==> flow/design.v <==
`timescale 1ns/1ns
module MIPS(input clk, rst,
	output [31:0] imem_addr, input [31:0] imem_data,
	output [31:0] dmem_addr, output [31:0] dmem_wdata, output dmem_we, input [31:0] dmem_rdata);
	wire Is_SV, MemtoReg, Reg_Write, Mem_Read, Mem_Write ,  Branch, ALUsrc, ld;
	wire [1:0] regDst, writeDst, Jump;
	wire [2:0] ALUOp;
	wire [3:0] ALUOperation;
	wire [5:0] func, opcode;
	Data_path DP(clk , rst  , MemtoReg , Reg_Write , Mem_Read, Mem_Write , Branch , ALUsrc ,  ld , regDst ,   writeDst , Jump , ALUOperation, func, opcode,
		imem_addr, imem_data, dmem_addr, dmem_wdata, dmem_we, dmem_rdata);
	controller CU(opcode , MemtoReg , Reg_Write , Mem_Read ,Mem_Write ,  Branch , ALUsrc , ld , regDst ,  writeDst , Jump , ALUOp);
	ALU_control ALU_CU(func , ALUOp , ALUOperation);
endmodule
`timescale 1ns/1ns
module Data_path (input clk , reset , MemtoReg , Reg_Write , Mem_Read, Mem_Write  , Branch , ALUsrc ,  ld ,input [1:0] regDst ,   writeDst , Jump , input[3:0] ALUOperation, output [5:0]func, opcode,
  output [31:0] imem_addr, input [31:0] imem_data, output [31:0] dmem_addr, output [31:0] dmem_wdata, output dmem_we, input [31:0] dmem_rdata);
  wire [31:0] adrToPC, PC_out, PC_inc_out, Extend_data, instruction, WritetoReg_data,
  high_out, low_out, write_data, Read_data1, Read_data2, Operand_data2, branch_data
  , Mem_read_value , shifted_ext , adr_inc_out , concated;
  wire [63:0] ALU_result;
  wire Zero;
  wire [4:0] write_reg;
  wire [27:0] shifted_inst;
  PC CUT_PC(clk , reset, adrToPC , PC_out);
  PC_inc CUT_PCinc(PC_out, PC_inc_out);
  Sign_extend CUT_SE(instruction[15:0] , Extend_data);
  assign imem_addr = PC_out;
  assign instruction = imem_data;
  Mux4to1_32bit CUT_mux4_32( WritetoReg_data , PC_inc_out, high_out , low_out , writeDst , write_data);
  Mux3to1_5bit CUT_mux3_5( instruction[20:16] , instruction[15:11], 5'b11111, regDst , write_reg);
  Register_file CUT_RF(clk , reset ,  instruction[25:21] , instruction[20:16] , write_reg , write_data , Reg_Write , Read_data1 ,Read_data2);
  Mux2to1_32bit CUT_mux2_32( Read_data2 ,Extend_data , ALUsrc , Operand_data2);
  Shl2_32 CUT_shl2(Extend_data , shifted_ext);
  address_inc CUT_inc_adr( PC_inc_out, shifted_ext , adr_inc_out);
  assign can_branch = Zero & Branch;
  Mux2to1_32bit CUT3_mux2_32( PC_inc_out , adr_inc_out ,can_branch , branch_data);
  Shl2_26 CUT2_shl2( instruction[25:0] , shifted_inst);
  assign concated = {PC_inc_out[31:28], shifted_inst};
  Mux3to1_32bit CUT2_mux3_32( branch_data , concated, Read_data1 , Jump, adrToPC);
  ALU_32bit CUT_ALU(Read_data1, Operand_data2 , ALUOperation , ALU_result, Zero);
  REG32 High(reset, clk, ld, ALU_result[63:32], high_out);
  REG32 Low(reset, clk, ld, ALU_result[31:0], low_out);
  assign dmem_addr = ALU_result[31:0];
  assign dmem_wdata = Read_data2;
  assign dmem_we = Mem_Write;
  assign Mem_read_value = dmem_rdata;
  Mux2to1_32bit CUT2_mux2_32( ALU_result[31:0] , Mem_read_value ,MemtoReg , WritetoReg_data);
  assign func = instruction[5:0];
  assign opcode = instruction[31:26];
 endmodule
module controller (input [5:0] opcode , output reg MemtoReg , Reg_Write , Mem_Read , Mem_Write ,  Branch , ALUsrc , ld ,output reg [1:0] regDst ,  writeDst , Jump , output reg  [2:0] ALUOp);
	parameter [5:0] R_TYPE = 6'b000000;
	parameter [5:0] ADD_IMEDIATE = 6'b000001;  
	parameter [5:0] SLT_IMEDIATE = 6'b000010;  
	parameter [5:0] LOAD_WORD = 6'b000011;  
	parameter [5:0] SAVE_WORD = 6'b000100;  
	parameter [5:0] BRANCH_EQUAL = 6'b000101;  
	parameter [5:0] JUMP = 6'b000110;  
	parameter [5:0] JUMP_REG = 6'b000111;  
	parameter [5:0] JUMP_AND_LINK = 6'b001000;  
	always @ (*)
	begin 
		{MemtoReg , Reg_Write , Mem_Read , Branch , ALUsrc , ld, regDst , writeDst , Mem_Write ,  Jump , ALUOp} = 16'b0;
		Mem_Write = 1'b0;
		case (opcode)
		R_TYPE: begin  
			{regDst, Reg_Write, ALUsrc, MemtoReg, writeDst, Jump} = 9'b011000000;
			ALUOp = 3'b101;
		end
		ADD_IMEDIATE: begin  
			{regDst, Reg_Write, ALUsrc, MemtoReg, writeDst, Jump} = 9'b001100000;
			ALUOp = 3'b000;
		end
		SLT_IMEDIATE: begin  
			{regDst, Reg_Write, ALUsrc, MemtoReg, writeDst, Jump} = 9'b001100000;
			ALUOp = 3'b011;
		end	
		LOAD_WORD: begin  
			{regDst, MemtoReg, Reg_Write, Mem_Read, ALUsrc, writeDst, Jump} = 10'b0011110000;
			ALUOp = 3'b000;
			end	
		SAVE_WORD:begin  
			{ALUsrc, Mem_Write ,Jump} = 4'b1100;
			ALUOp = 3'b000;
			end
		BRANCH_EQUAL:begin  
			{Branch, Jump} = 3'b100;
			ALUOp = 3'b001;
		end
		JUMP:begin  
			{Jump} = 2'b01;
			end	
		JUMP_AND_LINK:begin  
			{Reg_Write, regDst, writeDst, Jump} = 7'b1100101;
			end
		JUMP_REG:begin  
			{Jump} = 2'b10;
			end		
		endcase
	end
endmodule 
module ALU_control(input [5:0] func , input [2:0] ALUop , output reg [3:0] ALUoperation);  
always @ (*)
	begin 
	  ALUoperation = 4'b0000;
	  case(ALUop)
	    0: ALUoperation = 4'b0000;  
	    1: ALUoperation = 4'b0111;  
	    2: ALUoperation = 4'b1000;  
	    3: ALUoperation = 4'b0110;  
	    4: ALUoperation = 4'b0010;  
	    5: case(func)
	         0: ALUoperation = 4'b0000;  
	         1: ALUoperation = 4'b0001;  
	         2: ALUoperation = 4'b0011;  
	         3: ALUoperation = 4'b0100;  
	         4: ALUoperation = 4'b0101;  
	         5: ALUoperation = 4'b0110;  
	         default: ALUoperation = 4'b0000;
	         endcase
	    default: ALUoperation = 4'b0000;
	     endcase
  end
endmodule
module ALU_32bit( input [31:0] In1 ,In2 , input [3:0] ALU_Sel ,output [63:0] Out, output Zero);
  reg [63:0] ALU_Result;
  reg temp_zero;
  always @(*)
  begin
      ALU_Result = 64'b0;
      temp_zero = 1'b0;
      case(ALU_Sel)
      4'b0000:  
       ALU_Result = In1 + In2; 
      4'b0001:  
       ALU_Result = In1 - In2;
      4'b0011:  
       ALU_Result = In1 & In2;
      4'b0100:  
       ALU_Result = In1 | In2;
      4'b0101:  
       ALU_Result = In1 ^ In2;
      4'b0110:  
       ALU_Result = ( In1 < In2 ) ? 32'd1 : 32'd0;
      4'b0111:  
       temp_zero = ( In1 == In2 ) ? 1'd1 : 1'd0  ;
      4'b1000:  
       temp_zero =  ( In1 == In2 ) ? 1'd0 : 1'd1;
        default: ALU_Result = 64'b0 ; 
      endcase
  end
  assign Out = ALU_Result;
  assign Zero = temp_zero;
endmodule
`timescale 1ns/1ns
module Register_file ( input clk, reset , input [4:0] Read_reg1 , Read_reg2 , write_reg ,  input [31:0] write_data , input reg_write ,output [31:0] Read_data1 ,Read_data2 );
	reg [31:0] Reg_data [0:31];
 	wire [31:0] test;
	assign test = Reg_data[9];
	integer i;
	assign Read_data1 = Reg_data[Read_reg1];
	assign Read_data2 = Reg_data[Read_reg2];
	always @ (posedge clk)
	begin 
		if ( reset )
			begin
				for ( i=0 ; i < 32 ; i = i+1)
					Reg_data [i] <= 0;
			end
		else 
			begin 
				if ( reg_write )
					if ( write_reg != 5'b0 )
						Reg_data[write_reg] <= write_data;
					else
					  Reg_data[write_reg] <= Reg_data[write_reg];
			end
	end
endmodule
`timescale 1ns/1ns
module REG32(input rst, clk, ld, input [31:0]data, output reg [31:0]out);
  always @(posedge clk) begin
      if(rst) out<=32'b0;
      else if(ld==1) out<=data;
      else out<=out;
  end
endmodule
`timescale 1ns/1ns
module PC(input clk , reset,  input [31:0] PC , 	output reg [31:0] PC_out);
	always @(posedge clk) begin
		if (reset)
			PC_out <=32'b0;
		else 
			PC_out <= PC;
	end
endmodule
module PC_inc ( input [31:0] PC , output [31:0] PC_inc_out);
	assign PC_inc_out = PC + 4;
endmodule
module address_inc( input [31:0] In1 , In2 , output [31:0] adr_inc_out);
	assign adr_inc_out = In1 + In2;
endmodule	
module Mux2to1_32bit( input [31:0] In1 , In2 ,input Sel , output [31:0]Out);
	assign Out = (Sel == 1'b0) ? In1 : 
	             (Sel == 1'b1) ? In2 : 32'bx;
endmodule
module Mux3to1_5bit( input [4:0] In1 , In2, In3 , input [1:0]Sel , output [4:0]Out);
	assign Out = (Sel == 2'b00) ? In1 : 
	             (Sel == 2'b01) ? In2 : 
	             (Sel == 2'b10) ? In3 : 5'bx;
endmodule
module Mux3to1_32bit( input [31:0] In1 , In2, In3 , input [1:0]Sel , output [31:0]Out);
	assign Out = (Sel == 2'b00) ? In1 : 
	             (Sel == 2'b01) ? In2 : 
	             (Sel == 2'b10) ? In3 : 32'bx;
endmodule
module Mux4to1_32bit( input [31:0] In1 , In2, In3 , In4 , input [1:0]Sel , output [31:0]Out);
	assign Out = (Sel == 2'b00) ? In1 : 
	             (Sel == 2'b01) ? In2 : 
	             (Sel == 2'b10) ? In3 : 
	             (Sel == 2'b11) ? In4 : 32'bx;
endmodule
module Sign_extend ( input [15:0] In , output reg [31:0] Out);
	integer i;
	always @ (*)
	begin 
		for ( i=16 ; i<32 ; i = i+1 )
		begin 
			Out [i] = In[15];
			Out [i-16] = In[i-16];
		end
	end
endmodule
module Shl2_32(input [31:0] In , 	output [31:0] Out);
    assign Out = {In[29:0], 2'b00};
endmodule
module Shl2_26(input [25:0] In , 	output [27:0] Out);
    assign Out = {In, 2'b00};
endmodule
## Reports on MIPS

What the tools print for MIPS, step after step.
Line numbers count from 1 in the design file above.
Operators: Yosys type, input widths -> output width; for muxes data width and select width s.
Library cell names are shortened.
Not given: n/a

| set-up | value |
|---|---|
| design top | MIPS |
| clock | clk |
| cell library | sky130hd |
| library corner | tt_025C_1v80 |

## After elaboration

Counts by Yosys on the flattened word-level netlist (proc, flatten, opt, wreduce; memories kept). Register bits leave out memories and registers merged into their read ports (data or address). Print and check cells are left out. Cells with the same type and inputs are merged into one.
Yosys's memory passes give these memory sizes; they may raise the number of words (mostly to a power of two), join words into wider ones and drop unused or constant bits.

| cells by class | value |
|---|---|
| add/sub/neg operators | 4 |
| bitwise logic cells | 5 |
| muxes and demuxes | 35 |
| reduce/logical cells | 7 |
| order comparisons | 1 |
| equality and inequality tests | 26 |

Operator list:

| operator | number |
|---|---|
| $mux 32 | 17 |
| $pmux 32 s6 | 1 |
| $add 32x32->32 | 2 |
| $add 32x3->32 const B | 1 |
| $sub 32x32->32 | 1 |
| $lt 32x32->1 | 1 |
| $eq 32x32->1 | 1 |
| $and 32x32->32 | 1 |
| $or 32x32->32 | 1 |
| $xor 32x32->32 | 1 |
| $pmux 4 s5 | 1 |
| $eq 4x3->1 const B | 4 |
| $pmux 3 s5 | 1 |
| $mux 15 | 1 |
| $mux 5 | 3 |
| $eq 6x2->1 const B | 2 |
| $eq 6x3->1 const B | 2 |
| $mux 1 | 10 |
| $eq 2x2->1 const B | 4 |
| $logic_not 2->1 | 4 |
| $eq 2x1->1 const B | 3 |
| $eq 3x2->1 const B | 2 |
| $eq 3x3->1 const B | 2 |
| $eq 6x1->1 const B | 1 |
| $reduce_bool 5->1 | 1 |
| $eq 4x1->1 const B | 1 |
| $eq 4x2->1 const B | 1 |
| $eq 4x4->1 const B | 1 |

Other operator kinds: 7; their cells: 7.

| bit counts | value |
|---|---|
| register bits after elaboration | 32 |
| memories | 2 |
| cells after elaboration | 81 |
| memory bits (read-only) | 224 |
| bits of input ports | 66 |
| memory bits (writable) | 1,024 |

Memory list:

| name | depth | width | RTL line | text |
|---|---|---|---|---|
| DP.CUT_RF.Reg_data | 32 | 32 | 158 | `reg [31:0] Reg_data [0:31];` |
| (no name shown) | 16 | 14 | 66 | `case (opcode)` |

## Depth

Longest topological path by Yosys (ltp), each cell counted once; first at word level (registers and memories cut), then after technology mapping (sequential cells cut; the memories' decode and read muxes count).

| logic depth | value |
|---|---|
| depth in word-level cells | 12 |
| ABC_AREA | 0 |
| gate-level depth with buffers | 29 |
| depth with buffers taken out | 21 |

## Synthesis result

The flow's flattened synthesis, as Yosys stat reports it; memories are mapped. The netlist is that of the ABC_AREA named above (0 if unset); the other value can give another one.

| mapped netlist | value |
|---|---|
| chip area (Yosys) | 61,944.4 um^2 |
| flip-flops | 1,056 |
| standard cells after synthesis | 4,894 |

Cell types:

| type | number | total area (um^2) |
|---|---|---|
| edfxtp_1 | 1,024 | 3.07E+04 |
| mux4_2 | 548 | 1.23E+04 |
| nor2_1 | 1,141 | 4.28E+03 |
| mux2i_1 | 170 | 1.7E+03 |
| ha_1 | 124 | 1.55E+03 |
| clkbuf_1 | 342 | 1.28E+03 |
| a21oi_1 | 199 | 995.955 |
| a22oi_1 | 96 | 720.691 |
| nand2_1 | 187 | 701.923 |
| dfxtp_1 | 32 | 640.614 |
| o21ai_0 | 126 | 630.605 |
| mux2_2 | 46 | 517.997 |
| inv_1 | 121 | 454.186 |
| nand2b_1 | 55 | 344.08 |
| xnor2_1 | 34 | 297.786 |
| o21bai_1 | 37 | 277.766 |
| xor2_1 | 28 | 245.235 |
| nand3_1 | 47 | 235.226 |

Not listed: further types 79, cells in them 537.
The figures by module come from a second, unflattened synthesis with its own total; it is not the netlist above.

| unflattened totals | value |
|---|---|
| cell total of the unflattened synthesis | 6,450 |
| area total of the unflattened synthesis | 71,409.7 um^2 |

Each row is one instance without its submodules.

Modules:

| module | sequential area (um^2) | cells | area (um^2) | times used |
|---|---|---|---|---|
| Register_file | 30,749.5 | 4,605 | 56,145.1 | 1 |
| ALU_32bit | 0.0 | 818 | 5,340.1 | 1 |
| REG32 | 640.6 | 103 | 1,163.6 | 2 |
| address_inc | 0.0 | 243 | 1,745.4 | 1 |
| Mux2to1_32bit | 0.0 | 36 | 544.3 | 3 |
| PC | 640.6 | 67 | 863.3 | 1 |
| Mux4to1_32bit | 0.0 | 39 | 814.5 | 1 |
| Mux3to1_32bit | 0.0 | 107 | 714.4 | 1 |
| PC_inc | 0.0 | 83 | 580.6 | 1 |
| Shl2_32 | 0.0 | 33 | 244.0 | 1 |
| Sign_extend | 0.0 | 32 | 240.2 | 1 |
| Shl2_26 | 0.0 | 29 | 214.0 | 1 |
| controller | 0.0 | 30 | 206.4 | 1 |
| ALU_control | 0.0 | 18 | 123.9 | 1 |

Further modules, not shown: 3.

## Timing after synthesis

OpenSTA on the mapped netlist: ideal clock, no wires. The path of least setup slack (recovery checks aside). Input and output delay are each 20% of the period. Register names are those of the netlist, which keeps one name where synthesis merged equal registers.

| path after synthesis | value |
|---|---|
| path kind | input port to output port |
| start | input port imem_data[21] |
| end | output port dmem_addr[12] |
| slack | 1.264 ns |
| delay of the path | 5.036 ns |
| external output delay | 2.100 ns |
| clock period | 10.5 ns |
| driving pins on the path | 15 |
| arrival time | 7.136 ns |
| data required time | 8.400 ns |
| launch time at the first pin | 2.100 ns |
| external input delay | 2.100 ns |
| synthesis period reached | 9.236 ns |

"delay of the path" = arrival - input delay + setup time.
At an output port there is no setup time.
"driving pins on the path" counts driving pins, that of a launching flip-flop among them; a cell with two outputs on the path counts twice.
"synthesis period reached" is the clock period less the worst setup slack; recovery checks do not enter. This is arithmetic on one report: input and output delays are still those of the set period (20% each).
The rows between start and end are the longest chain of elaborated cells between them; the timing report does not say that the signal goes this way. Where chains are equally long, one stands for them.
A line is the first line of the expression or statement that the cell stems from. Yosys adds cells for indexed reads and writes and turns some case tables into memories.
A memory read counts as a cell of the chain, while the word-level depth stops at memories.

| between the ends, after synthesis | value |
|---|---|
| cells stage by stage | buf_2 clkbuf_1 buf_1 clkbuf_1 mux4_2 mux4_2 mux2i_1 ha_1 inv_1 fa_1 a31o_2 a31o_2 a2111o_1 a221o_1 a221o_1 |
| cells in the longest elaborated chain | 3 |
| elaborated cells between the ends (all ways) | 7 |
| source lines of those cells | 7 |
| those cells by class | add/sub (2); mux (1); logic (3); memory (1) |

Ends and longest elaborated chain, after synthesis:

| item | RTL line | text |
|---|---|---|
| from (decl) | 3 | `output [31:0] imem_addr, input [31:0] imem_data,` |
| $mem_v2 32x32 | 158 | `reg [31:0] Reg_data [0:31];` |
| $sub 32x32->32 | 137 | `ALU_Result = In1 - In2;` |
| $pmux 32 s6 | 133 | `case(ALU_Sel)` |
| to (decl) | 4 | `output [31:0] dmem_addr, output [31:0] dmem_wdata, output dmem_we, input [31:0] dmem_rdata);` |

## Worst path after layout

Path of least setup slack in the final report of flow run 2 (OpenROAD, finished layout, wires in). Where an end is a register, its clock arrival counts in the times.

| path after layout | value |
|---|---|
| path kind | input port to output port |
| start | input port imem_data[29] |
| end | output port dmem_addr[29] |
| launch time at the first pin | 2.88 ns |
| external output delay | 2.88 ns |
| driving pins on the path | 16 |
| slack | 1.18 ns |
| data required time | 11.52 ns |
| clock period | 14.4 ns |
| external input delay | 2.88 ns |
| arrival time | 10.34 ns |

The rows between start and end are the longest chain of elaborated cells between them; the timing report does not say that the signal goes this way. Where chains are equally long, one stands for them.
A memory read counts as a cell of the chain, while the word-level depth stops at memories.

| between the ends, after layout | value |
|---|---|
| cells stage by stage | clkdlybuf4s50_1 nor3_1 and3_2 nand2b_1 o21ai_0 ha_1 nor2_1 nand3_1 nor4_1 o211ai_1 o21ai_0 nand2_1 a31oi_1 a21oi_1 o21ai_0 clkdlybuf4s50_1 |
| cells in the longest elaborated chain | 6 |
| elaborated cells between the ends (all ways) | 21 |
| source lines of those cells | 9 |
| those cells by class | add/sub (2); eq/ne (10); mux (4); logic (3); reduce/logical (1); memory (1) |

Ends and longest elaborated chain, after layout:

| item | RTL line | text |
|---|---|---|
| from (decl) | 3 | `output [31:0] imem_addr, input [31:0] imem_data,` |
| $mem_v2 16x14 | 66 | `case (opcode)` |
| $mux 15 | 66 |  |
| $eq 3x3->1 | 107 | `case(ALUop)` |
| $pmux 4 s5 | 107 |  |
| $eq 4x3->1 | 133 | `case(ALU_Sel)` |
| $pmux 32 s6 | 133 |  |
| to (decl) | 4 | `output [31:0] dmem_addr, output [31:0] dmem_wdata, output dmem_we, input [31:0] dmem_rdata);` |

Record of 6 stored runs of the RTL-to-layout flow on MIPS, platform sky130hd. The runs are unordered. Constraints: input delay and output delay 20% of the set period each, output load 0.01 pF.
"worst path time" = time allowed to the worst setup path (clock period - input delay - output delay, where it has them) - its slack; a late launch clock adds to it, a late capture clock takes from it.
Settings: -- = not set for that run.
Among the results, -- means that no value is shown for the run.

| run name | ABC_AREA | CAP_MARGIN | CELL_PAD_IN_SITES_DETAIL_PLACEMENT | CORE_ASPECT_RATIO | CORE_MARGIN | CORE_UTILIZATION | GPL_ROUTABILITY_DRIVEN | GPL_TIMING_DRIVEN | HOLD_SLACK_MARGIN | MAX_ROUTING_LAYER | MIN_ROUTING_LAYER | PLACE_DENSITY_LB_ADDON | SETUP_SLACK_MARGIN | TNS_END_PERCENT | period_ns | SLEW_MARGIN | CTS_CLUSTER_DIAMETER | CELL_PAD_IN_SITES_GLOBAL_PLACEMENT | CTS_CLUSTER_SIZE | PLACE_DENSITY | worst path time (ns) | type of the worst setup path | chip area after synthesis (Yosys) (um^2) | standard-cell area after layout (um^2) | area of the die (um^2) | worst setup slack after layout (ns) | utilization of the finished layout |
|---|---|---|---|---|---|---|---|---|---|---|---|---|---|---|---|---|---|---|---|---|---|---|---|---|---|---|---|
| flow run 1 | 1 | 10 | 2 | 0.65 | 10 | 34 | 0 | 0 | -0.03 | met4 | met1 | 0.25 | 3.61 | 90 | 14.4 | 20 | -- | -- | -- | -- | -- | -- | -- | -- | -- | -- | -- |
| flow run 2 | -- | 20 | -- | -- | 2 | 34 | -- | 1 | -- | -- | met1 | 0.01 | -- | 90 | 14.4 | 20 | -- | -- | -- | -- | 7.46 | input port to output port | 61,944.4 | 70,934.3 | 185,619.0 | 1.180 | 0.392 |
| flow run 3 | 1 | 20 | 1 | -- | 2 | 51 | 1 | -- | -- | -- | -- | 0.01 | -- | -- | 8.87 | 20 | 114 | -- | -- | -- | 5.25 | input port to output port | 66,550.1 | 74,383.8 | 133,397.0 | 0.070 | 0.574 |
| flow run 4 | -- | 20 | -- | -- | 9 | 27 | -- | -- | -- | -- | met2 | 0.22 | -0.41 | 75 | 14.3 | 25 | 349 | 3 | -- | -- | 8.14 | input port to output port | 61,944.4 | 72,249.3 | 246,989.0 | 0.445 | 0.317 |
| flow run 5 | -- | 20 | -- | 0.62 | 2 | 40 | -- | -- | 0.14 | met4 | -- | -- | 3.08 | -- | 10.5 | 20 | -- | -- | 15 | -- | 4.65 | input port to output port | 61,944.4 | 75,979.1 | 158,115.0 | 1.650 | 0.495 |
| flow run 6 | -- | 30 | 0 | -- | 2 | 34 | -- | 1 | -- | -- | -- | -- | 0.98 | -- | 8.02 | 25 | 115 | -- | -- | 0.46 | 4.57 | input port to output port | 61,944.4 | 80,006.7 | 185,619.0 | 0.241 | 0.442 |

Flow run 1: did not finish, routing stopped with GRT-0116
